==> flow/design.v <==
module processor(
input   clk,
input   rst,
input   inst_valid,
input   [63:0] p_rdata,
output  reg [31:0] p_wdata,
output  reg done
    );
parameter IDLE = 0;
parameter INST = 1;
parameter ADD  = 2;
parameter SUB  = 3;
parameter MUL  = 4;
parameter TRAN = 5;
parameter DET  = 6;
parameter DONE = 7;
reg [2:0] state,n_state;
reg [4:0] inst;
reg  [6:0] A_0,A_1,A_2,A_3,B_0,B_1,B_2,B_3;
always@(posedge clk or posedge rst) begin
    if(rst) begin
        state <= 0;
    end
    else begin
        state <= n_state;
    end
end
always@(*) begin
    case(state)
    IDLE:begin
        n_state =(inst_valid == 1)? INST : IDLE; 
    end
    INST:begin
        case(inst)
            5'b00001:   n_state = ADD;
            5'b00010:   n_state = SUB;
            5'b00100:   n_state = MUL;
            5'b01000:   n_state = TRAN;
            5'b10000:   n_state = DET;
            default:     n_state = IDLE;
        endcase
    end
    ADD:begin
        n_state = DONE;
    end
    SUB:begin
        n_state = DONE;
    end
    MUL:begin
        n_state = DONE;
    end
    TRAN:begin
        n_state = DONE;
    end
    DET:begin
        n_state = DONE;
    end
    DONE:begin
        n_state = IDLE;
    end
    default:begin
        n_state = IDLE;
    end
    endcase
end
always@(posedge clk) begin
    case(state)
    IDLE:begin
         p_wdata <= 0;
         done    <= 0;
         inst <= (inst_valid == 1)? p_rdata[60:56] : 5'd0;
         A_0  <= (inst_valid == 1)? p_rdata[6:0] : 7'd0;
         A_1  <= (inst_valid == 1)? p_rdata[13:7] : 7'd0;
         A_2  <= (inst_valid == 1)? p_rdata[20:14] : 7'd0;
         A_3  <= (inst_valid == 1)? p_rdata[27:21] : 7'd0;
         B_0  <= (inst_valid == 1)? p_rdata[34:28] : 7'd0;
         B_1  <= (inst_valid == 1)? p_rdata[41:35] : 7'd0;
         B_2  <= (inst_valid == 1)? p_rdata[48:42] : 7'd0;
         B_3  <= (inst_valid == 1)? p_rdata[55:49] : 7'd0;
    end
    INST:begin
    end
    ADD:begin
        p_wdata[6:0]   <= A_0 + B_0;
        p_wdata[13:7]  <= A_1 + B_1;
        p_wdata[20:14] <= A_2 + B_2;
        p_wdata[27:21] <= A_3 + B_3;
        p_wdata[31:28] <= 4'd0;
        done <= 1;
    end
    SUB:begin
        p_wdata[6:0]   <= A_0 - B_0;
        p_wdata[13:7]  <= A_1 - B_1;
        p_wdata[20:14] <= A_2 - B_2;
        p_wdata[27:21] <= A_3 - B_3;
        p_wdata[31:28] <= 4'd0;
        done <= 1;
    end
    MUL:begin
        p_wdata[6:0]     <= (A_0 * B_0) + (A_1 * B_2);
        p_wdata[13:7]    <= (A_0 * B_1) + (A_1 * B_3);
        p_wdata[20:14]   <= (A_2 * B_0) + (A_3 * B_2);
        p_wdata[27:21]   <= (A_2 * B_1) + (A_3 * B_3);
        p_wdata[31:28] <= 4'd0;
        done <= 1;
    end
    TRAN:begin
        p_wdata[6:0]     <= A_0;
        p_wdata[13:7]    <= A_2;
        p_wdata[20:14]   <= A_1;
        p_wdata[27:21]   <= A_3; 
        p_wdata[31:28] <= 4'd0;
        done <= 1;
    end
    DET:begin
        p_wdata[6:0]     <= (A_0 * A_3) - (A_1 * A_2);
        p_wdata[31:6] <= 25'd0;
        done <= 1;
    end
    DONE:begin
        done <= 0;
    end
    default:begin
        p_wdata <= 0;
        done    <= 0;
    end
    endcase
end
endmodule
module controller(
input clk,
input rst,
input done,
input  [31:0] p_wdata,
input  [31:0] b_rdata,
output reg [31:0] b_wdata,
output [63:0] p_rdata,
output reg [31:0] addr,
output reg inst_valid,
output reg [3:0] we,
output reg en
    );
parameter bram_base_addr   = 32'h00000000;  
parameter result_base_addr   =  32'h00000000 ; 
parameter RESET_1     = 0;
parameter RESET_2     = 1;
parameter IDLE      = 2;
parameter R_BEGIN_1 = 3;
parameter R_BEGIN_2 = 4;
parameter READ_1    = 5;
parameter READ_2    = 6;
parameter READ_3    = 7;
parameter READ_4    = 8;
parameter WAIT      = 9;
parameter WRITE_1   = 10;
parameter WRITE_2   = 11;
reg [31:0] data1,data2;
reg start;
reg [3:0]  state,n_state;
reg [31:0] counter_r,counter_w;
reg [31:0] count,count_goal;
assign   p_rdata = {data2,data1};
always@(posedge clk or posedge rst) begin
    if(rst) begin
        state <= RESET_1;
    end
    else begin
        state <= n_state;
    end
end
always@(*) begin
    case(state)
        RESET_1:begin
            n_state = RESET_2;
        end
        RESET_2:begin
            n_state = (count == count_goal)? IDLE : RESET_2;
        end
        IDLE:begin
            n_state = (start)? READ_1 : R_BEGIN_1;
        end
        R_BEGIN_1:begin
             n_state = R_BEGIN_2;
        end
        R_BEGIN_2:begin
             n_state = IDLE;
        end
        READ_1:begin
            n_state = READ_2;
        end
        READ_2:begin
            n_state = READ_3;
        end
        READ_3:begin
            n_state = READ_4;
        end
        READ_4:begin
            n_state = WAIT;
        end
        WAIT:begin
            n_state = (done)? WRITE_1 : WAIT;
        end
        WRITE_1:begin
            n_state = WRITE_2;
        end
        WRITE_2:begin
            n_state = IDLE;
        end 
        default: begin
            n_state = IDLE;
        end 
    endcase
end
always@(posedge clk) begin
    case(state)
        RESET_1:begin
            inst_valid <= 0;
            counter_r    <= 32'd4;
            counter_w    <= 32'd40;
            addr       <= 0;
            we         <= 4'h0;
            en         <= 0;
            start      <= 0;
            data1      <= 0;
            data2      <= 0;
            count      <= 0;
            count_goal <=15; 
            b_wdata    <= 0;
        end 
        RESET_2:begin
            en         <= (count == count_goal)? 1:0;
            count      <= (count == count_goal)? 0 : count +1;
        end
        IDLE:begin
            addr <= (start)? bram_base_addr + counter_r : bram_base_addr;
            we   <= 0;
        end
        R_BEGIN_1:begin
             addr <= addr;
        end
        R_BEGIN_2:begin
              start <= (b_rdata[31] == 1)? 1:0;
        end
        READ_1:begin
            addr <= addr;
            counter_r <= counter_r + 32'd4;
        end
        READ_2:begin
            data1  <= b_rdata;
            addr <= bram_base_addr + counter_r;
        end
        READ_3:begin
            addr <= addr;
            counter_r <= counter_r + 32'd4;
        end
        READ_4:begin
            data2  <= b_rdata;
            counter_r <= counter_r + 32'd4;
        end
        WAIT:begin
            inst_valid <= 1;
            b_wdata    <= (done == 1)? p_wdata : 0;
        end
        WRITE_1:begin
            inst_valid <= 0;
            addr <= result_base_addr + counter_w;
            we   <= 4'hf;
        end
        WRITE_2:begin
            counter_w    <= counter_w + 32'd4;
            we   <= 4'hf;
            start <= 0;
        end 
        default: begin
            inst_valid <= 0;
            counter_r    <= 32'd4;
            counter_w    <= 32'd40;
            addr       <= 0;
            we         <= 4'h0;
            en         <= 0;
            start      <= 0;
            data1      <= 0;
            data2      <= 0;
            count      <= 0;
            count_goal <=15; 
            b_wdata    <= 0;
        end 
    endcase
end
endmodule
`timescale 1ns / 1ps
module top(
input clk,
input rst,
input  [31:0] b_rdata,
output [31:0] b_wdata,
output [31:0] addr,
output [3:0] we,
output en,
output rstout
    );
wire inst_valid;
wire [63:0] p_rdata;
wire [31:0] p_wdata;
wire done;
assign rstout = ~rst;
processor po(
        .clk(clk),
        .rst(rstout),
        .inst_valid(inst_valid),
        .p_rdata(p_rdata),
        .p_wdata(p_wdata),
        .done(done)
    );
controller co(
        .clk(clk),
        .rst(rstout),
        .done(done),
        .p_wdata(p_wdata),
        .b_rdata(b_rdata),
        .b_wdata(b_wdata),   
        .p_rdata(p_rdata),
        .addr(addr),
        .inst_valid(inst_valid),
        .we(we),
        .en(en)
    );
endmodule
From RTL to reports: top
Tool output for the design above, in the order of the flow.
Line numbers count from 1 in the design file above.
Operators: Yosys type, input widths -> output width; for muxes data width and select width s.
Cell names lack the library's common part.
{ "inputs": {"design": "top", "clock": "clk", "cell_library": "sky130hd", "lib_corner": "tt_025C_1v80"} }

Word-level counts
Counts by Yosys on the flattened word-level netlist (proc, flatten, opt, wreduce; memories kept). Register bits leave out memories and registers merged into their read ports (data or address). Print and check cells are left out. Cells with the same type and inputs are merged into one.
{ "bits": {"reg_bits": 325, "inputBits": 34} }
{ "op_classes": {"add_sub_neg": 16, "n_mul": 10, "n_eq": 24, "muxes": 29, "n_logic": 1, "reduce_logical": 20} }
{ "op_table": {"columns": ["cell", "n"], "rows": [
  ["$mul 7x7->7", 8],
  ["$pmux 32 s2", 5],
  ["$pmux 32 s4", 1],
  ["$pmux 7 s5", 3],
  ["$mul 7x7->6", 2],
  ["$add 32x3->32 const B", 2],
  ["$mux 32", 2],
  ["$pmux 29 s2", 1],
  ["$add 7x7->7", 8],
  ["$reduce_or 10->1", 5],
  ["$pmux 4 s10", 1],
  ["$pmux 6 s6", 1],
  ["$add 32x1->32 const B", 1],
  ["$eq 32x4->1 const B", 1],
  ["$sub 7x7->7", 4],
  ["$mux 28", 1],
  ["$reduce_or 8->1", 3],
  ["$reduce_or 9->1", 2],
  ["$eq 4x3->1 const B", 4],
  ["$eq 4x4->1 const B", 4],
  ["$pmux 3 s5", 1],
  ["$eq 3x3->1 const B", 4],
  ["$pmux 3 s4", 1],
  ["$eq 4x2->1 const B", 2],
  ["$pmux 4 s2", 1],
  ["$pmux 1 s2", 4],
  ["$reduce_or 2->1", 3],
  ["$eq 3x2->1 const B", 2]
]} }
Not listed: further kinds 20, cells in them 23.

Longest topological paths
Longest topological path by Yosys (ltp), each cell counted once; first at word level (registers and memories cut), then after technology mapping (sequential cells cut; the memories' decode and read muxes count).
{ "depth": {"ltp_word": 3, "ABC_AREA": 0, "mapped_depth": 21, "depth_no_buf": 20} }

After synthesis
Yosys stat after the flow's synthesis: flattened, memories mapped to cells. It holds for the ABC_AREA given above (unset counts as 0); a run with the other value may have another netlist.
Totals and module areas in this step are rounded.
{ "by_type": {"columns": ["cell_type", "n", "type_area_um2"], "rows": [
  ["edfxtp_1", 305, 9.16E+03],
  ["ha_1", 162, 2.03E+03],
  ["fa_1", 101, 2.02E+03],
  ["and2_1", 271, 1.7E+03],
  ["xnor2_1", 165, 1.45E+03],
  ["xor2_1", 78, 683.155],
  ["inv_1", 173, 649.373],
  ["nand2_1", 162, 608.083],
  ["dfrtp_1", 18, 450.432],
  ["nor2_1", 120, 450.432],
  ["clkbuf_1", 72, 270.259],
  ["a22o_1", 30, 262.752],
  ["and3_1", 41, 256.496],
  ["a21oi_1", 39, 195.187],
  ["a21o_1", 23, 172.666],
  ["o21ai_0", 34, 170.163],
  ["nand3_1", 33, 165.158],
  ["xnor3_1", 7, 157.651]
]} }
Not listed: further types 40, cells in them 186.
{ "mapped": {"cell_count": 2020, "synth_area_um2": 22230, "sequential_area_um2": 9662, "ff_cells": 325, "n_buf": 96} }
By module: a second synthesis without flattening, with its own total; a netlist apart from the flattened one above.
{ "unflattened": {"cells_unflattened": 2104, "hier_area_um2": 22920} }
Rows give one instance, submodules left out.
{ "modules": {"columns": ["mod", "n_inst", "n_cells", "mod_area_um2", "mod_seq_area_um2"], "rows": [
  ["processor", 1, 1283, 12360, 2904],
  ["controller", 1, 820, 10550, 6968],
  ["top", 1, 1, 3.8, 0.0]
]} }

Path before layout
Path of least setup slack by OpenSTA after synthesis, without wires, with an ideal clock, recovery checks aside; 20% of the period is set as input and as output delay. Where synthesis merged equal registers, the netlist keeps one of their names.
{ "synth_path": {"path_kind": "reg-to-reg", "startpoint": "register po.A_0[1]", "endpoint": "register po.p_wdata[6]", "clock_period_ns": 6.0, "launch_ns": 0.000, "t_arrival_ns": 5.281, "required_time_ns": 5.732, "slack_ns": 0.450, "path_delay_ns": 5.549, "stages": 21, "n_path_buf": 1, "period_less_setup_slack_ns": 5.55} }
"path_delay_ns" is the arrival time less input delay plus setup time.
"stages": output pins that drive a net of the path, with the launching flip-flop's if there is one; two outputs of one cell count as two.
"period_less_setup_slack_ns" is the clock period less the worst setup slack; recovery checks do not enter. This is arithmetic on one report: input and output delays are still those of the set period (20% each).
The rows between start and end are the longest chain of elaborated cells between them; the timing report does not say that the signal goes this way. Where chains are equally long, one stands for them.
Each line given opens the expression or statement behind the cell; cells for indexed reads and writes are added by Yosys, which also makes memories of some case tables.
A register here has more assigning lines than the two given.
{ "synth_via": {"cell_sequence": "edfxtp_1 clkbuf_1 and2_1 fa_1 inv_1 fa_1 inv_1 fa_1 inv_1 fa_1 inv_1 fa_1 fa_1 ha_1 o21ai_0 o21bai_1 a21oi_1 xnor3_1 xor2_1 nand2_1 a22oi_1", "elab_chain_len": 3, "cells_between": 5, "lines_between": 4, "cone_classes": "3 x add/sub; 1 x mul; 1 x mux"} }
{ "synth_lines": {"columns": ["item", "line", "text"], "rows": [
  ["start: declaration", 19, "reg  [6:0] A_0,A_1,A_2,A_3,B_0,B_1,B_2,B_3;"],
  ["start: assignment", 72, "A_0  <= (inst_valid == 1)? p_rdata[6:0] : 7'd0;"],
  ["$mul 7x7->7", 100, "p_wdata[6:0]     <= (A_0 * B_0) + (A_1 * B_2);"],
  ["$add 7x7->7", 100, null],
  ["$pmux 1 s5", 67, "case(state)"],
  ["end: assignment", 84, "p_wdata[6:0]   <= A_0 + B_0;"],
  ["end: assignment", 92, "p_wdata[6:0]   <= A_0 - B_0;"],
  ["end: declaration", 6, "output  reg [31:0] p_wdata,"]
]} }

Timing after layout
From the final timing report of run A: the path of least setup slack in the routed layout; clock arrival at registers is part of the times.
{ "layout_path": {"path_kind": "reg-to-reg", "startpoint": "register po.A_0[2]", "endpoint": "register po.p_wdata[4]", "clock_period_ns": 6.0, "launch_ns": 0.60, "t_arrival_ns": 5.76, "required_time_ns": 6.31, "slack_ns": 0.55, "stages": 16, "n_path_buf": 0} }
The rows between start and end are the longest chain of elaborated cells between them; the timing report does not say that the signal goes this way. Where chains are equally long, one stands for them.
A register here has more assigning lines than the two given.
{ "layout_via": {"cell_sequence": "edfxtp_1 ha_4 fa_1 inv_1 fa_1 inv_1 fa_1 inv_1 fa_1 inv_1 fa_1 fa_1 ha_1 o21ai_2 o21ai_1 o211ai_1", "elab_chain_len": 3, "cells_between": 7, "lines_between": 5, "cone_classes": "4 x add/sub; 2 x mul; 1 x mux"} }
{ "layout_lines": {"columns": ["item", "line", "text"], "rows": [
  ["start: declaration", 19, "reg  [6:0] A_0,A_1,A_2,A_3,B_0,B_1,B_2,B_3;"],
  ["start: assignment", 72, "A_0  <= (inst_valid == 1)? p_rdata[6:0] : 7'd0;"],
  ["$mul 7x7->6", 116, "p_wdata[6:0]     <= (A_0 * A_3) - (A_1 * A_2);"],
  ["$sub 6x6->6", 116, null],
  ["$pmux 6 s6", 67, "case(state)"],
  ["end: assignment", 84, "p_wdata[6:0]   <= A_0 + B_0;"],
  ["end: assignment", 92, "p_wdata[6:0]   <= A_0 - B_0;"],
  ["end: declaration", 6, "output  reg [31:0] p_wdata,"]
]} }

5 stored runs of top in the flow (synthesis by Yosys, layout by OpenROAD, sky130hd cells), in arbitrary order. Constraints: input delay and output delay 20% of the set period each, output load 0.01 pF.
"clock_period_reached_ns" is the run's clock period less its worst setup slack. It is reckoned from that one timing run; input and output delays stay at 20% of the period that was set.
By "worst_path_ns" is meant the share of the clock period that the worst setup path is allowed (20% is reserved at inputs, 20% at outputs), minus its slack. Clock arrival times at its registers enter into it.
"fin_power_mw": no workload was simulated; the value follows from the tool's default switching activity.
Values from the reports are rounded here.
[
  {
    "run": "run A",
    "settings": { "CAP_MARGIN": 15, "CELL_PAD_IN_SITES_GLOBAL_PLACEMENT": 0, "CORE_ASPECT_RATIO": 1.76, "CORE_MARGIN": 9, "CORE_UTILIZATION": 22, "CTS_CLUSTER_SIZE": 64, "HOLD_SLACK_MARGIN": 0.03, "MAX_ROUTING_LAYER": "met4", "MIN_ROUTING_LAYER": "met2", "SETUP_SLACK_MARGIN": 0.35, "TNS_END_PERCENT": 65, "period_ns": 6.0, "SLEW_MARGIN": 20 },
    "results": { "tns_ns": 0.000, "final_hold_ws_ns": 0.417, "final_die_area_um2": 113300, "worst_path_ns": 5.45, "worst_setup_path_type": "reg-to-reg", "worstSetupSlack_ns": 0.549, "cell_area_final_um2": 26460, "clock_period_reached_ns": 5.451, "utilization_pct": 26.4, "yosys.chip_area_um2": 22230, "fin_power_mw": 5.053 }
  },
  {
    "run": "run B",
    "settings": { "CORE_MARGIN": 7, "CORE_UTILIZATION": 42, "GPL_ROUTABILITY_DRIVEN": 1, "MAX_ROUTING_LAYER": "met4", "PLACE_DENSITY_LB_ADDON": 0.17, "period_ns": 7.9, "CAP_MARGIN": 20, "SLEW_MARGIN": 20 },
    "results": { "worst_path_ns": 6.05, "worst_setup_path_type": "reg-to-reg", "clock_period_reached_ns": 6.047, "tns_ns": 0.000, "worstSetupSlack_ns": 1.853, "yosys.chip_area_um2": 22230, "cell_area_final_um2": 25160, "final_hold_ws_ns": 0.433, "final_die_area_um2": 59570, "fin_power_mw": 4.017, "utilization_pct": 48.0 }
  },
  {
    "run": "run C",
    "settings": { "CAP_MARGIN": 5, "CELL_PAD_IN_SITES_DETAIL_PLACEMENT": 1, "CORE_MARGIN": 5, "CORE_UTILIZATION": 71, "CTS_CLUSTER_DIAMETER": 299, "CTS_CLUSTER_SIZE": 80, "GPL_TIMING_DRIVEN": 1, "MIN_ROUTING_LAYER": "met1", "SLEW_MARGIN": 5, "TNS_END_PERCENT": 25, "period_ns": 4.89 },
    "outcome": "stopped before the end: placement reported DPL-0033"
  },
  {
    "run": "run D",
    "settings": { "CORE_ASPECT_RATIO": 0.62, "CORE_MARGIN": 8, "CORE_UTILIZATION": 17, "CTS_CLUSTER_SIZE": 85, "MAX_ROUTING_LAYER": "met4", "SETUP_SLACK_MARGIN": 0.35, "period_ns": 6.0, "CAP_MARGIN": 20, "SLEW_MARGIN": 20 },
    "results": { "tns_ns": 0.000, "yosys.chip_area_um2": 22230, "final_die_area_um2": 142900, "cell_area_final_um2": 26790, "final_hold_ws_ns": 0.412, "fin_power_mw": 5.099, "worstSetupSlack_ns": 0.546, "utilization_pct": 20.6, "worst_path_ns": 5.45, "worst_setup_path_type": "reg-to-reg", "clock_period_reached_ns": 5.454 }
  },
  {
    "run": "run E",
    "settings": { "CORE_UTILIZATION": 49, "period_ns": 5.68, "CAP_MARGIN": 20, "CORE_MARGIN": 2, "SLEW_MARGIN": 20 },
    "results": { "final_die_area_um2": 47090, "tns_ns": 0.000, "utilization_pct": 56.5, "final_hold_ws_ns": 0.426, "cell_area_final_um2": 25470, "fin_power_mw": 5.661, "clock_period_reached_ns": 5.464, "yosys.chip_area_um2": 22230, "worstSetupSlack_ns": 0.216, "worst_path_ns": 5.46, "worst_setup_path_type": "reg-to-reg" }
  }
]
